==> flow/design.v <==
module clkdivider( input PCLK, input PRESERN, output wire newclk, output wire rise );
reg[1:0] counter;
always@(posedge PCLK)
begin
    if(!PRESERN)
        counter <= 2'd0;
    else
        counter <= counter + 1;
end
assign newclk = counter[1];
assign rise = (counter == 2'b01);
endmodule
module clkdivider_vgaFlash(input PCLK, input PRESERN, output wire newclk, output wire rise );
reg[19:0] counter;
always@(posedge PCLK)
begin
    if(!PRESERN)
        counter <= 20'd0;
    else
        counter <= counter + 1;
end
assign newclk = counter[19];
assign rise = (counter == 20'h7FFFF);
endmodule
module halfclk( input PCLK, input PRESERN, input en, output wire newclk, output wire rise );
reg counter;
always@(posedge PCLK)
begin
    if(!PRESERN)
        counter <= 1'b0;
    else if(en)
        counter <= counter + 1;
end
assign newclk = counter;
assign rise = en & ~counter;
endmodule
module vgacontrol(  
input PCLK, 				 
input PRESERN, 				 
input PSEL, 				 
input PENABLE, 				 
output wire PREADY, 		 
output wire PSLVERR,		 
input PWRITE,				 
input [31:0] PADDR,			 
input wire [31:0] PWDATA,	 
output reg [31:0] PRDATA,	 
output HS, 
output VS, 
output reg vga_R,
output reg vga_G,
output reg vga_B,
input SW,
input SW2,
input SW3
);
assign PSLVERR = 0;
assign PREADY = 1;
reg [31:0] player1;
reg [31:0] player2;
reg [31:0] whichplayer;
reg [31:0] winner;
wire player1_score;
wire player2_score;
wire p1_p;
wire p2_p;
wire p_u;
wire win_out;
wire pwin_out1;
wire pwin_out2;
wire player1_write = (PSEL & PENABLE & PWRITE & (PADDR[11:0] == 12'h104));
wire player2_write = (PSEL & PENABLE & PWRITE & (PADDR[11:0] == 12'h108));
wire whichplayer_write = (PSEL & PENABLE & PWRITE & (PADDR[11:0] == 12'h114));
wire winner_write = (PSEL & PENABLE & PWRITE & (PADDR[11:0] == 12'h118));
wire SWDebounce;
wire SWDebounce2;
wire SWDebounce3;
wire pwin1_out;
wire pwin2_out;
wire quarterclk, quarter_rise;
wire flashclk, flash_rise, half_flash, half_rise, quarter_flash, quarter_flash_rise;
Button_Debouncer db1(PCLK, PRESERN, SW, SWDebounce);
Button_Debouncer db2(PCLK, PRESERN, SW2, SWDebounce2);
Button_Debouncer db3(PCLK, PRESERN, SW3, SWDebounce3);
always @(posedge PCLK) 		 
begin
    if(!PRESERN)
        PRDATA <= 32'd0;
    else if(PADDR[11:0] == 12'h100)
    begin
        PRDATA[31:1] <= 31'h00000000;				 
        PRDATA[0] <= SWDebounce; 	 
    end
    else if(PADDR[11:0] == 12'h104)
    begin				
        PRDATA <= player1;
    end
    else if(PADDR[11:0] == 12'h108)
    begin				
        PRDATA <= player2;
    end
    else if(PADDR[11:0] == 12'h10C)
    begin
        PRDATA[31:1] <= 31'h00000000;				 
        PRDATA[0] <= SWDebounce2; 
    end
    else if(PADDR[11:0] == 12'h114)
    begin				 
        PRDATA <= whichplayer; 
    end
    else if(PADDR[11:0] == 12'h118)
    begin
        PRDATA[31:1] <= 31'h00000000;				 
        PRDATA[0] <= SWDebounce3; 
    end
end
always @(posedge PCLK) 		 
begin
	if(!PRESERN)
    begin
        player1 <= 32'd0;
        player2 <= 32'd0;
        whichplayer <= 32'd0;
        winner <= 32'd0;
    end
    else if(player1_write)
        player1 <= PWDATA;
	else if(player2_write)
        player2 <= PWDATA;
    else if(whichplayer_write)
        whichplayer <= PWDATA;
    else if(winner_write)
        winner <= PWDATA;
end
wire inDisplayArea;
wire [9:0] CounterX;
wire [8:0] CounterY;
hvsync_generator syncgen(.clk(PCLK), .rst(PRESERN), .en(quarter_rise), .vga_h_sync(HS), .vga_v_sync(VS), 
                            .inDisplayArea(inDisplayArea), .CounterX(CounterX), .CounterY(CounterY));
wire border = (CounterX[9:3]==0) || (CounterX[9:3]==79) || (CounterY[8:3]==0) || (CounterY[8:3]==60) || (CounterX[9:3]==40) || (CounterX[9:3]==39);
scoreDraw sd1(player1, player1_score, 32'd16, 32'd22, CounterX, CounterY, 8'd1);
scoreDraw sd2(player2, player2_score, 32'd56, 32'd22, CounterX, CounterY, 8'd1);
pscoreDraw ps1(CounterX, CounterY, 2, 2, 0, p1_p);
pscoreDraw ps2(CounterX, CounterY, 42, 2, 1, p2_p);
whichDraw wd(CounterX, CounterY, whichplayer, p_u);
pwinDraw pw1(PCLK, CounterX, CounterY, 22, 2, 1, pwin1_out);
pwinDraw pw2(PCLK, CounterX, CounterY, 22, 2, 2, pwin2_out);
winnerDraw wn(PCLK, PRESERN, flash_rise, CounterX, CounterY, 10, 40, win_out);
wire R = (winner>0) ? (win_out | ((winner == 1) ? (pwin1_out  | (~win_out&~pwin1_out&flashclk)) : (~win_out&~pwin2_out&flashclk))) : (border | player1_score | player2_score | p1_p);
wire G = (winner>0) ? (win_out | ((winner == 1) ? (~win_out&~pwin1_out&half_flash) : (~win_out&~pwin2_out&half_flash))) : (border | player1_score | player2_score | p_u);
wire B = (winner>0) ? (win_out | ((winner == 2) ? (pwin2_out  | (~win_out&~pwin2_out&quarter_flash)) : (~win_out&~pwin1_out&quarter_flash))) : (border | player1_score | player2_score | p2_p);
clkdivider cd(PCLK, PRESERN, quarterclk, quarter_rise);
clkdivider_vgaFlash cdf(PCLK, PRESERN, flashclk, flash_rise);
halfclk hc1(PCLK, PRESERN, flash_rise, half_flash, half_rise);
halfclk hc2(PCLK, PRESERN, half_rise, quarter_flash, quarter_flash_rise);
always @(posedge PCLK)
begin
  if(!PRESERN)
  begin
    vga_R <= 1'b0;
    vga_G <= 1'b0;
    vga_B <= 1'b0;
  end
  else if(quarter_rise)
  begin
    vga_R <= R & inDisplayArea;
    vga_G <= G & inDisplayArea;
    vga_B <= B & inDisplayArea;
  end
end
endmodule
module hvsync_generator(clk, rst, en, vga_h_sync, vga_v_sync, inDisplayArea, CounterX, CounterY);
input clk;
input rst;
input en;
output vga_h_sync, vga_v_sync;
output inDisplayArea;
output [9:0] CounterX;
output [8:0] CounterY;
reg [9:0] CounterX;
reg [8:0] CounterY;
wire CounterXmaxed = (CounterX==10'h2FF);
always @(posedge clk)
if(!rst)
	CounterX <= 0;
else if(en)
begin
if(CounterXmaxed)
	CounterX <= 0;
else
	CounterX <= CounterX + 1;
end
always @(posedge clk)
if(!rst)
	CounterY <= 0;
else if(en)
begin
if(CounterXmaxed) CounterY <= CounterY + 1;
end
reg	vga_HS, vga_VS;
always @(posedge clk)
if(!rst)
begin
	vga_HS <= 1'b0;
	vga_VS <= 1'b0;
end
else if(en)
begin
	vga_HS <= (CounterX[9:4]==6'h2D);  
	vga_VS <= (CounterY==500);  
end
reg inDisplayArea;
always @(posedge clk)
if(!rst)
	inDisplayArea <= 1'b0;
else if(en)
begin
if(inDisplayArea==0)
	inDisplayArea <= (CounterXmaxed) && (CounterY<480);
else
	inDisplayArea <= !(CounterX==639);
end
assign vga_h_sync = ~vga_HS;
assign vga_v_sync = ~vga_VS;
endmodule
module Button_Debouncer(
input clk,
input rst,  
input PB_in,  
output reg PB_out  
);
    reg [15:0] PB_cnt;  
    reg [1:0] sync;  
    always @(posedge clk)
        sync[1:0] <= {sync[0],~PB_in};
    wire PB_idle = (PB_out==sync[1]);  
    wire PB_cnt_max = &PB_cnt;  
    always @(posedge clk) 
    begin
        if(!rst)
        begin
            PB_cnt <= 16'd0;
            PB_out <= 1'b0;
        end
        else if(PB_idle)
            PB_cnt<= 16'd0;  
        else 
        begin
            PB_cnt<= PB_cnt + 16'd1;  
            if(PB_cnt_max)
            PB_out<= ~PB_out;  
        end
    end
endmodule
module draw(input [31:0]CounterX, input [31:0]CounterY, input [31:0]leftx, input [31:0]rightx, input [31:0]topy, input [31:0]boty, output box);  
    assign box = (((CounterX[9:3]>=leftx) && (CounterX[9:3]<(rightx))) && ((CounterY[8:3]>=topy) && (CounterY[8:3]<(boty))));
endmodule
module numbershift(input [31:0]number, output reg player_shift, input [31:0]x, input [31:0]y, input [31:0]CounterX, input [31:0]CounterY, input [7:0]scale);
    parameter S = 5; parameter C = 16; parameter O = 0; parameter R = 17; parameter E = 18; parameter P = 19; parameter Wl = 20; parameter Wr = 21; parameter N = 22;
    wire box1,box2,box3,box4,box5,box6,box7;    
    draw d1(CounterX, CounterY, x, x+(4 << scale), y, y+(1<<scale), box1);  
    draw d2(CounterX, CounterY, x, x+(4 << scale), y+(8 << scale), y+(8 << scale) + (1 << scale), box2);  
    draw d3(CounterX, CounterY, x, x+(1<<scale), y, y+(4 << scale) + (1 << scale), box3);  
    draw d4(CounterX, CounterY, x, x+(1<<scale), y+(4 << scale), y+(8 << scale) + (1 << scale), box4);  
    draw d5(CounterX, CounterY, x+(4 << scale) - (1 << scale), x+(4 << scale), y, y+(4 << scale) + (1 << scale), box5);  
    draw d6(CounterX, CounterY, x+(4 << scale) - (1 << scale), x+(4 << scale), y+(4 << scale), y+(8 << scale) + (1 << scale), box6);  
    draw d7(CounterX, CounterY, x, x+(4 << scale), y+(4 << scale), y+(4 << scale) + (1 << scale), box7);  
    always @*
    begin
        if(number == 32'd0)
            player_shift = box1 | box2 | box3 | box4 | box5 | box6;
        else if(number == 32'd1)
            player_shift = box3 | box4;
         else if(number == 32'd2)
            player_shift = box1 | box5 | box7 | box4 | box2;
         else if(number == 32'd3)
            player_shift = box1 | box5 | box7 | box6 | box2;
         else if(number == 32'd4)
            player_shift = box3 | box5 | box6 | box7;
         else if(number == 32'd5)
            player_shift = box1 | box2 | box3 | box6 | box7;        
         else if(number == 32'd6)
            player_shift = box1 | box2 | box3 | box4 | box6 | box7;        
         else if(number == 32'd7)
            player_shift = box1 | box5 | box6;        
         else if(number == 32'd8)
            player_shift = box1 | box2 | box3 | box4 | box5 | box6 | box7;        
         else if(number == 32'd9)
            player_shift = box1 | box3 | box5 | box6 | box7;
         else if(number == 32'd16)
            player_shift = box1 | box2 | box3 | box4;
         else if(number == 32'd17)
            player_shift = box1 | box3 | box4;
         else if(number == 32'd18)
            player_shift = box1 | box2 | box3 | box4 | box7;  
         else if(number == 32'd19)
            player_shift = box1 | box3 | box4 | box5 | box7;
         else if(number == 32'd20)
            player_shift = box2 | box3 | box4 | box6;
         else if(number == 32'd21)
            player_shift = box2 | box5 | box6;         
         else if(number == 32'd22)
            player_shift = box1 | box3 | box4 | box5 | box6;
         else
            player_shift = 0;
    end
endmodule
module scoreDraw(input [31:0]number, output reg player_shift, input [31:0]x, input [31:0]y, input [31:0]CounterX, input [31:0]CounterY, input [7:0]scale);
    wire player_shift1, player_shift2, player_shift3;
    numbershift n1(number, player_shift1, x, y, CounterX, CounterY, scale);
    numbershift n2(32'd1, player_shift2, x-5, y, CounterX, CounterY, scale);
    numbershift n3(number-10, player_shift3, x+5, y, CounterX, CounterY, scale);
    always @*
    begin
        if(number < 10 || number >15)
            player_shift = player_shift1;
        else
            player_shift = player_shift2 | player_shift3;
    end
endmodule
module pscoreDraw(input [31:0]CounterX, input [31:0]CounterY, input [31:0]x, input [31:0]y, input player, output player_shift);
    parameter spacing = 5;
    wire p, one_two, s, c, o, r, e;
    numbershift ns1(19, p, x, y, CounterX, CounterY, 0);  
    numbershift ns2(player+1, one_two, x+5, y, CounterX, CounterY, 0);  
    numbershift ns3(5, s, x+12, y, CounterX, CounterY, 0);  
    numbershift ns4(16, c, x+17, y, CounterX, CounterY, 0);  
    numbershift ns5(0, o, x+22, y, CounterX, CounterY, 0);  
    numbershift ns6(17, r, x+27, y, CounterX, CounterY, 0);  
    numbershift ns7(18, e, x+32, y, CounterX, CounterY, 0);  
    assign player_shift = p | one_two | s | c | o | r | e;
endmodule
module winnerDraw(input clk, input rst, input en, input [31:0]CounterX, input [31:0]CounterY, input [31:0]x, input [31:0]y, output win_out);
    wire w1, w2, i, n1, n2, e, r;
    reg tiny;
    always@(posedge clk)
    begin
        if(!rst)
            tiny <= 1'b0;
        else if(en)
            tiny <= ~tiny;
    end
    numbershift ns1(20, w1, x, y, CounterX, CounterY, 1);  
    numbershift ns2(21, w2, x+7, y, CounterX, CounterY, 1);  
    numbershift ns3(1, i, x+20, y, CounterX, CounterY, 1);  
    numbershift ns4(22, n1, x+26, y, CounterX, CounterY, 1);  
    numbershift ns5(22, n2, x+36, y, CounterX, CounterY, 1);  
    numbershift ns6(18, e, x+46, y, CounterX, CounterY, 1);  
    numbershift ns7(17, r, x+56, y, CounterX, CounterY, 1);  
    assign win_out = (w1 | w2 | i | n1 | n2 | e | r) & tiny;
endmodule
module pwinDraw(input clk, input [31:0]CounterX, input [31:0]CounterY, input [31:0]x, input [31:0]y, input [31:0]winner, output pwin_out);
    parameter spacing = 5;
    wire p, num;
    numbershift ns1(19, p, x, y, CounterX, CounterY, 2);  
    numbershift ns2(winner, num, x+24, y, CounterX, CounterY, 2);  
    assign pwin_out = (p | num);
endmodule
module whichDraw(input [31:0]CounterX, input [31:0]CounterY, input [31:0]player, output underline);
    wire box1, box2;
    draw d1(CounterX, CounterY, 2, 38, 12, 13, box1);
    draw d2(CounterX, CounterY, 43, 78, 12, 13, box2);
    assign underline = (player[0]) ? box2: box1;
endmodule
--- tool output ---
==> From RTL to reports: vgacontrol <==
Tool output for the design above before and after an edit, in the order of the flow.
"orig" refers to lines of the RTL above, "edited" to lines of the edited file.
"diff": "edited" minus "orig" as printed here. "change_rel_pct": 100 x difference / "orig".
Library cell names are shortened.
{ "setup": {"design": "vgacontrol", "clk_port": "PCLK", "lib": "sky130hd", "lib_corner": "tt_025C_1v80"} }

==> The edit <==
Unified diff, file above to edited file.
The edit is scripted: it alters the design's behaviour and was not made to optimise anything.
begin of diff
@@ -43,5 +43,5 @@
 output wire PSLVERR,		 
 input PWRITE,				 
-input [31:0] PADDR,			 
+input [31:0] PADDR_in,			 
 input wire [31:0] PWDATA,	 
 output reg [31:0] PRDATA,	 
@@ -55,4 +55,6 @@
 input SW3
 );
+reg [31:0] PADDR;
+always @(posedge PCLK) PADDR <= PADDR_in;
 assign PSLVERR = 0;
 assign PREADY = 1;
end of diff

==> After elaboration <==
Source: Yosys, flattened and elaborated, memories not mapped. Widths are those after wreduce. Registers that Yosys merges into a memory's read port (data or address) are not register bits. Print and check cells do not count. Equal cells are merged and count once.
{ "bits": {"columns": ["element", "orig", "edited", "diff", "change_rel_pct"], "rows": [
  ["ff_bits", 267, 279, 12, 4.49],
  ["word_cells", 867, 868, 1, 0.12],
  ["out_inout_bits", 39, 39, 0, 0.00],
  ["inputBits", 72, 72, 0, 0.00]
]} }
{ "op_classes": {"columns": ["element", "orig", "edited", "diff", "change_rel_pct"], "rows": [
  ["cmp", 110, 110, 0, 0.00],
  ["bitwise", 291, 291, 0, 0.00],
  ["n_addsub", 11, 11, 0, 0.00],
  ["mux", 90, 90, 0, 0.00],
  ["reduce_logical", 252, 252, 0, 0.00],
  ["equal", 85, 85, 0, 0.00]
]} }
Operator kinds equal on both sides are left out: 66.

==> Logic depth <==
Depth = most cells in a row (Yosys ltp): at word level without a register or memory, in the mapped netlist without a sequential cell, where the memories' decode and read muxes count.
{ "depth": {"columns": ["element", "orig", "edited", "diff", "change_rel_pct"], "rows": [
  ["ltp_word", 31, 31, 0, 0.00],
  ["abc_area", "0", "0", null, null],
  ["depth_mapped", 13, 13, 0, 0.00],
  ["mapped_depth_nobuf", 11, 11, 0, 0.00]
]} }

==> Netlist <==
Yosys stat after the flow's synthesis: flattened, memories mapped to cells. It holds for the ABC_AREA given above (unset counts as 0); a run with the other value may have another netlist.
{ "mapped": {"columns": ["element", "orig", "edited", "diff", "change_rel_pct"], "rows": [
  ["flip_flops", 267, 279, 12, 4.49],
  ["mapped_cells", 1869, 1949, 80, 4.28],
  ["synth_area_um2", 14443.9, 15205.8, 761.9, 5.27],
  ["sequential_area_um2", 5345.1, 5585.4, 240.3, 4.50],
  ["buf_cells", 135, 151, 16, 11.85]
]} }
{ "types": {"columns": ["cell", "orig", "edited", "diff", "change_rel_pct"], "rows": [
  ["a21boi_1", 0, 33, 33, null],
  ["a21boi_0", 134, 109, -25, -18.66],
  ["nand2_1", 389, 413, 24, 6.17],
  ["nor3_1", 47, 33, -14, -29.79],
  ["buf_2", 9, 23, 14, 155.56],
  ["dfxtp_1", 267, 279, 12, 4.49],
  ["inv_1", 29, 17, -12, -41.38],
  ["nor2_1", 124, 113, -11, -8.87],
  ["and2_1", 29, 40, 11, 37.93],
  ["o21ai_1", 2, 12, 10, 500.00],
  ["a211oi_1", 16, 7, -9, -56.25],
  ["and3_1", 23, 31, 8, 34.78],
  ["o31ai_1", 11, 4, -7, -63.64],
  ["a22oi_1", 1, 8, 7, 700.00],
  ["clkbuf_1", 112, 118, 6, 5.36],
  ["nor4_1", 35, 29, -6, -17.14],
  ["o21a_1", 10, 5, -5, -50.00],
  ["a32oi_1", 6, 11, 5, 83.33]
]} }
Cell types equal on both sides are left out: 10.
Not every row of either side is listed.
The figures by module come from a second, unflattened synthesis with its own total; it is not the netlist above.
{ "hier_totals": {"columns": ["element", "orig", "edited", "diff", "change_rel_pct"], "rows": [
  ["hier_cells", 80398, 83383, 2985, 3.71],
  ["hier_area_um2", 579482.0, 595252.1, 15770.1, 2.72]
]} }
Each row is one instance without its submodules.
{ "modules_orig": {"columns": ["module", "n_inst", "n_cells", "mod_area_um2", "mod_seq_area_um2"], "rows": [
  ["numbershift", 31, 1670, 12096.6, 0.0],
  ["draw", 219, 115, 813.3, 0.0],
  ["(no name shown)", 2, 474, 3409.5, 0.0],
  ["vgacontrol", 1, 768, 6461.2, 3263.1],
  ["(no name shown)", 2, 292, 1924.3, 0.0],
  ["winnerDraw", 1, 491, 3577.2, 20.0],
  ["Button_Debouncer", 3, 83, 812.0, 380.4],
  ["pwinDraw", 2, 81, 554.3, 0.0],
  ["hvsync_generator", 1, 123, 1059.8, 440.4],
  ["clkdivider_vgaFlash", 1, 101, 867.1, 400.4],
  ["halfclk", 2, 4, 47.5, 20.0],
  ["clkdivider", 1, 6, 83.8, 40.0],
  ["whichDraw", 1, 3, 22.5, 0.0]
]} }
{ "modules_edited": {"columns": ["module", "n_inst", "n_cells", "mod_area_um2", "mod_seq_area_um2"], "rows": [
  ["numbershift", 31, 1764, 12589.6, 0.0],
  ["draw", 219, 115, 813.3, 0.0],
  ["vgacontrol", 1, 839, 6949.2, 3503.4],
  ["(no name shown)", 2, 474, 3409.5, 0.0],
  ["(no name shown)", 2, 292, 1924.3, 0.0],
  ["winnerDraw", 1, 491, 3577.2, 20.0],
  ["Button_Debouncer", 3, 83, 812.0, 380.4],
  ["pwinDraw", 2, 81, 554.3, 0.0],
  ["hvsync_generator", 1, 123, 1059.8, 440.4],
  ["clkdivider_vgaFlash", 1, 101, 867.1, 400.4],
  ["halfclk", 2, 4, 47.5, 20.0],
  ["clkdivider", 1, 6, 83.8, 40.0],
  ["whichDraw", 1, 3, 22.5, 0.0]
]} }

==> Timing after synthesis <==
Source: OpenSTA report_checks on the synthesized netlist (no wires, ideal clock, input and output delay 20% of the period each), path of least setup slack; recovery checks are left aside. Register names are those of the netlist, which keeps one name where synthesis merged equal registers.
{ "synth_timing": {"columns": ["element", "orig", "edited", "diff", "change_rel_pct"], "rows": [
  ["kind", "input -> register", "input -> register", null, null],
  ["start", "input port PADDR[1]", "input port PWRITE", null, null],
  ["end", "register player1[0]", "register whichplayer[0]", null, null],
  ["clock_period_ns", 10.0, 10.0, 0.0, 0.00],
  ["setup_ns", 0.122, 0.076, -0.046, null],
  ["in_delay_ns", 2.000, 2.000, 0.000, 0.00],
  ["delay_ns", 1.793, 1.173, -0.620, -34.58],
  ["path_buffers", 2, 1, -1, -50.00],
  ["arrival_ns", 3.671, 3.097, -0.574, -15.64],
  ["t_first_pin_ns", 2.000, 2.000, 0.000, 0.00],
  ["path_slack_ns", 6.206, 6.827, 0.621, null],
  ["required_ns", 9.878, 9.924, 0.046, 0.47],
  ["driving_pins", 9, 5, -4, -44.44],
  ["synth_period_reached_ns", 3.794, 3.173, -0.621, -16.37]
]} }
"delay_ns" is the arrival time less input delay plus setup time.
"driving_pins": output pins that drive a net of the path, with the launching flip-flop's if there is one; two outputs of one cell count as two.
"synth_period_reached_ns" = period - worst setup slack (recovery checks aside). The figure is calculated, with input and output delays left at 20% of the set period.
Between the ends stands the longest chain of elaborated cells between them, by number of cells; it is not shown to be the way that was timed. Of several equally long chains one is given.
A line is the first line of the expression or statement that the cell stems from. Yosys adds cells for indexed reads and writes and turns some case tables into memories.
{ "synth_via_orig": {"cell_sequence": "nor4_1 > and3_1 > nand2_1 > or3_1 > or2_2 > clkbuf_1 > clkbuf_1 > nand2_1 > a21boi_0", "elab_chain_len": 2, "cells_between": 2, "cone_classes": "eq/ne (1); logic (1)"} }
{ "synth_rtl_orig": {"columns": ["element", "line", "rtl"], "rows": [
  ["from (decl)", 45, "input [31:0] PADDR,"],
  ["equality test 12 x 9 -> 1 bit", 71, "wire player1_write = (PSEL & PENABLE & PWRITE & (PADDR[11:0] == 12'h104));"],
  ["bitwise AND 1 bit", 71, null],
  ["to (assign)", 121, "player1 <= 32'd0;"],
  ["to (assign)", 127, "player1 <= PWDATA;"],
  ["to (decl)", 59, "reg [31:0] player1;"]
]} }
{ "synth_via_edited": {"cell_sequence": "nand3_1 > nor4_1 > clkbuf_1 > nand2_1 > a21boi_0", "elab_chain_len": 4, "cells_between": 7, "cone_classes": "logic (6); reduce/logical (1)"} }
{ "synth_rtl_edited": {"columns": ["element", "line", "rtl"], "rows": [
  ["from (decl)", 44, "input PWRITE,"],
  ["bitwise AND 1 bit x2", 74, "wire player2_write = (PSEL & PENABLE & PWRITE & (PADDR[11:0] == 12'h108));"],
  ["NOT 1 bit", null, null],
  ["AND reduction 3 bit", null, null],
  ["to (assign)", 125, "whichplayer <= 32'd0;"],
  ["to (assign)", 133, "whichplayer <= PWDATA;"],
  ["to (decl)", 63, "reg [31:0] whichplayer;"]
]} }

==> Timing after layout <==
From the final timing report of the runs of pair A: the path of least setup slack in the routed layout; clock arrival at registers is part of the times.
{ "layout_timing": {"columns": ["element", "orig", "edited", "diff", "change_rel_pct"], "rows": [
  ["kind", "register -> register", "register -> register", null, null],
  ["start", "register syncgen.CounterY[7]", "register player2[1]", null, null],
  ["end", "register vga_R", "register vga_R", null, null],
  ["path_buffers", 1, 1, 0, 0.00],
  ["clock_period_ns", 4.45, 4.45, 0.00, 0.00],
  ["driving_pins", 11, 12, 1, 9.09],
  ["required_ns", 4.93, 4.92, -0.01, -0.20],
  ["arrival_ns", 4.18, 4.43, 0.25, 5.98],
  ["t_first_pin_ns", 0.55, 0.54, -0.01, -1.82],
  ["path_slack_ns", 0.75, 0.50, -0.25, null],
  ["setup_ns", 0.07, 0.07, 0.00, null]
]} }
Between the ends stands the longest chain of elaborated cells between them, by number of cells; it is not shown to be the way that was timed. Of several equally long chains one is given.
{ "layout_via_orig": {"cell_sequence": "dfxtp_1 > nor2b_1 > nand2_1 > a21oi_1 > a211oi_1 > o21ai_0 > or3b_1 > o2111ai_1 > a2111oi_2 > buf_4 > a21oi_1", "elab_chain_len": 31, "cells_between": 445, "cone_classes": "compare (23); eq/ne (1); mux (72); logic (224); reduce/logical (125)"} }
{ "layout_rtl_orig": {"columns": ["element", "line", "rtl"], "rows": [
  ["from (decl)", 179, "output [8:0] CounterY;"],
  ["from (assign)", 195, "CounterY <= 0;"],
  ["from (assign)", 198, "if(CounterXmaxed) CounterY <= CounterY + 1;"],
  [">= comparator 6 x 5 -> 1 bit", 256, "assign box = (((CounterX[9:3]>=leftx) && (CounterX[9:3]<(rightx))) && ((CounterY[8:3]>=topy) && (CounterY[8:3] ..."],
  ["logical AND 1 bit x2", 256, null],
  ["bitwise OR 1 bit x4", 303, "player_shift = box1 | box3 | box4 | box5 | box6;"],
  ["two-way mux 1 bit", 302, "else if(number == 32'd22)"],
  ["two-way mux 1 bit", 300, "else if(number == 32'd21)"],
  ["two-way mux 1 bit", 298, "else if(number == 32'd20)"],
  ["two-way mux 1 bit", 296, "else if(number == 32'd19)"],
  ["[... 11 more ...]", null, null],
  ["two-way mux 1 bit", 272, "else if(number == 32'd1)"],
  ["two-way mux 1 bit", 270, "if(number == 32'd0)"],
  ["bitwise OR 1 bit", 318, "player_shift = player_shift2 | player_shift3;"],
  ["two-way mux 1 bit", 315, "if(number < 10 || number >15)"],
  ["bitwise OR 1 bit x3", 149, "wire R = (winner>0) ? (win_out | ((winner == 1) ? (pwin1_out  | (~win_out&~pwin1_out&flashclk)) : (~win_out&~p ..."],
  ["two-way mux 1 bit", 149, null],
  ["bitwise AND 1 bit", 166, "vga_R <= R & inDisplayArea;"],
  ["to (assign)", 160, "vga_R <= 1'b0;"],
  ["to (assign)", 166, null],
  ["to (decl)", 50, "output reg vga_R,"]
]} }
{ "layout_via_edited": {"cell_sequence": "dfxtp_1 > clkinv_1 > ha_1 > nand2b_1 > o41ai_1 > a31oi_1 > nor3b_1 > a21oi_1 > a2111oi_0 > buf_4 > and4b_1 > a21oi_1", "elab_chain_len": 25, "cells_between": 78, "cone_classes": "add/sub (1); compare (2); eq/ne (32); mux (36); logic (4); reduce/logical (3)"} }
{ "layout_rtl_edited": {"columns": ["element", "line", "rtl"], "rows": [
  ["from (decl)", 62, "reg [31:0] player2;"],
  ["from (assign)", 124, "player2 <= 32'd0;"],
  ["from (assign)", 131, "player2 <= PWDATA;"],
  ["subtractor 32 x 4 -> 32 bit", 314, "numbershift n3(number-10, player_shift3, x+5, y, CounterX, CounterY, scale);"],
  ["equality test 32 x 5 -> 1 bit", 304, "else if(number == 32'd22)"],
  ["two-way mux 1 bit", 304, null],
  ["two-way mux 1 bit", 302, "else if(number == 32'd21)"],
  ["two-way mux 1 bit", 300, "else if(number == 32'd20)"],
  ["two-way mux 1 bit", 298, "else if(number == 32'd19)"],
  ["two-way mux 1 bit", 296, "else if(number == 32'd18)"],
  ["[... 10 more ...]", null, null],
  ["two-way mux 1 bit", 274, "else if(number == 32'd1)"],
  ["two-way mux 1 bit", 272, "if(number == 32'd0)"],
  ["bitwise OR 1 bit", 320, "player_shift = player_shift2 | player_shift3;"],
  ["two-way mux 1 bit", 317, "if(number < 10 || number >15)"],
  ["bitwise OR 1 bit x2", 151, "wire R = (winner>0) ? (win_out | ((winner == 1) ? (pwin1_out  | (~win_out&~pwin1_out&flashclk)) : (~win_out&~p ..."],
  ["two-way mux 1 bit", 151, null],
  ["bitwise AND 1 bit", 168, "vga_R <= R & inDisplayArea;"],
  ["to (assign)", 162, "vga_R <= 1'b0;"],
  ["to (assign)", 168, null],
  ["to (decl)", 50, "output reg vga_R,"]
]} }

==> Flow runs <==
Runs of the flow (Yosys, OpenROAD) on both versions; the two runs of a pair have the same settings. The constraints put input and output delay at 20% of the set period each and load the outputs with 0.01 pF.
{ "flow_settings_pair_A": {"CORE_UTILIZATION": 40, "PLACE_DENSITY": 0.6, "period_ns": 4.45, "CAP_MARGIN": 20, "CORE_MARGIN": 2, "SLEW_MARGIN": 20} }
{ "measured_pair_A": {"columns": ["element", "orig", "edited", "diff", "change_rel_pct"], "rows": [
  ["achieved_period_ns", 3.697, 3.955, 0.258, 6.98],
  ["power.total_uw", 4868, 5179, 311, 6.39],
  ["tns_ns", 0.000, 0.000, 0.000, null],
  ["synthArea_um2", 14443.9, 15205.8, 761.9, 5.27],
  ["finish.utilization_pct", 46.9, 46.7, -0.2, null],
  ["worst_setup_slack_ns", 0.753, 0.495, -0.258, null],
  ["fin_hold_ws_ns", 0.327, 0.328, 0.001, null],
  ["die_um2", 37645.7, 39591.1, 1945.4, 5.17]
]} }
{ "flow_settings_pair_B": {"CAP_MARGIN": 35, "CELL_PAD_IN_SITES_GLOBAL_PLACEMENT": 0, "CORE_UTILIZATION": 15, "CTS_CLUSTER_SIZE": 42, "GPL_TIMING_DRIVEN": 0, "MIN_ROUTING_LAYER": "met1", "PLACE_DENSITY": 0.87, "SETUP_SLACK_MARGIN": -0.29, "TNS_END_PERCENT": 70, "period_ns": 3.54, "CORE_MARGIN": 2, "SLEW_MARGIN": 20} }
{ "measured_pair_B": {"columns": ["element", "orig", "edited", "diff", "change_rel_pct"], "rows": [
  ["achieved_period_ns", 3.725, 3.693, -0.032, -0.86],
  ["power.total_uw", 6317, 6511, 194, 3.07],
  ["tns_ns", -0.500, -0.355, 0.145, null],
  ["synthArea_um2", 14443.9, 15205.8, 761.9, 5.27],
  ["finish.utilization_pct", 18.8, 18.8, 0.0, null],
  ["worst_setup_slack_ns", -0.185, -0.153, 0.032, null],
  ["fin_hold_ws_ns", 0.336, 0.331, -0.005, null],
  ["die_um2", 98790.8, 103935.0, 5144.2, 5.21]
]} }
"achieved_period_ns" = clock period - worst setup slack. The figure is calculated, with input and output delays left at 20% of the set period.
"power.total_uw": no workload was simulated; the value follows from the tool's default switching activity.
--- end ---
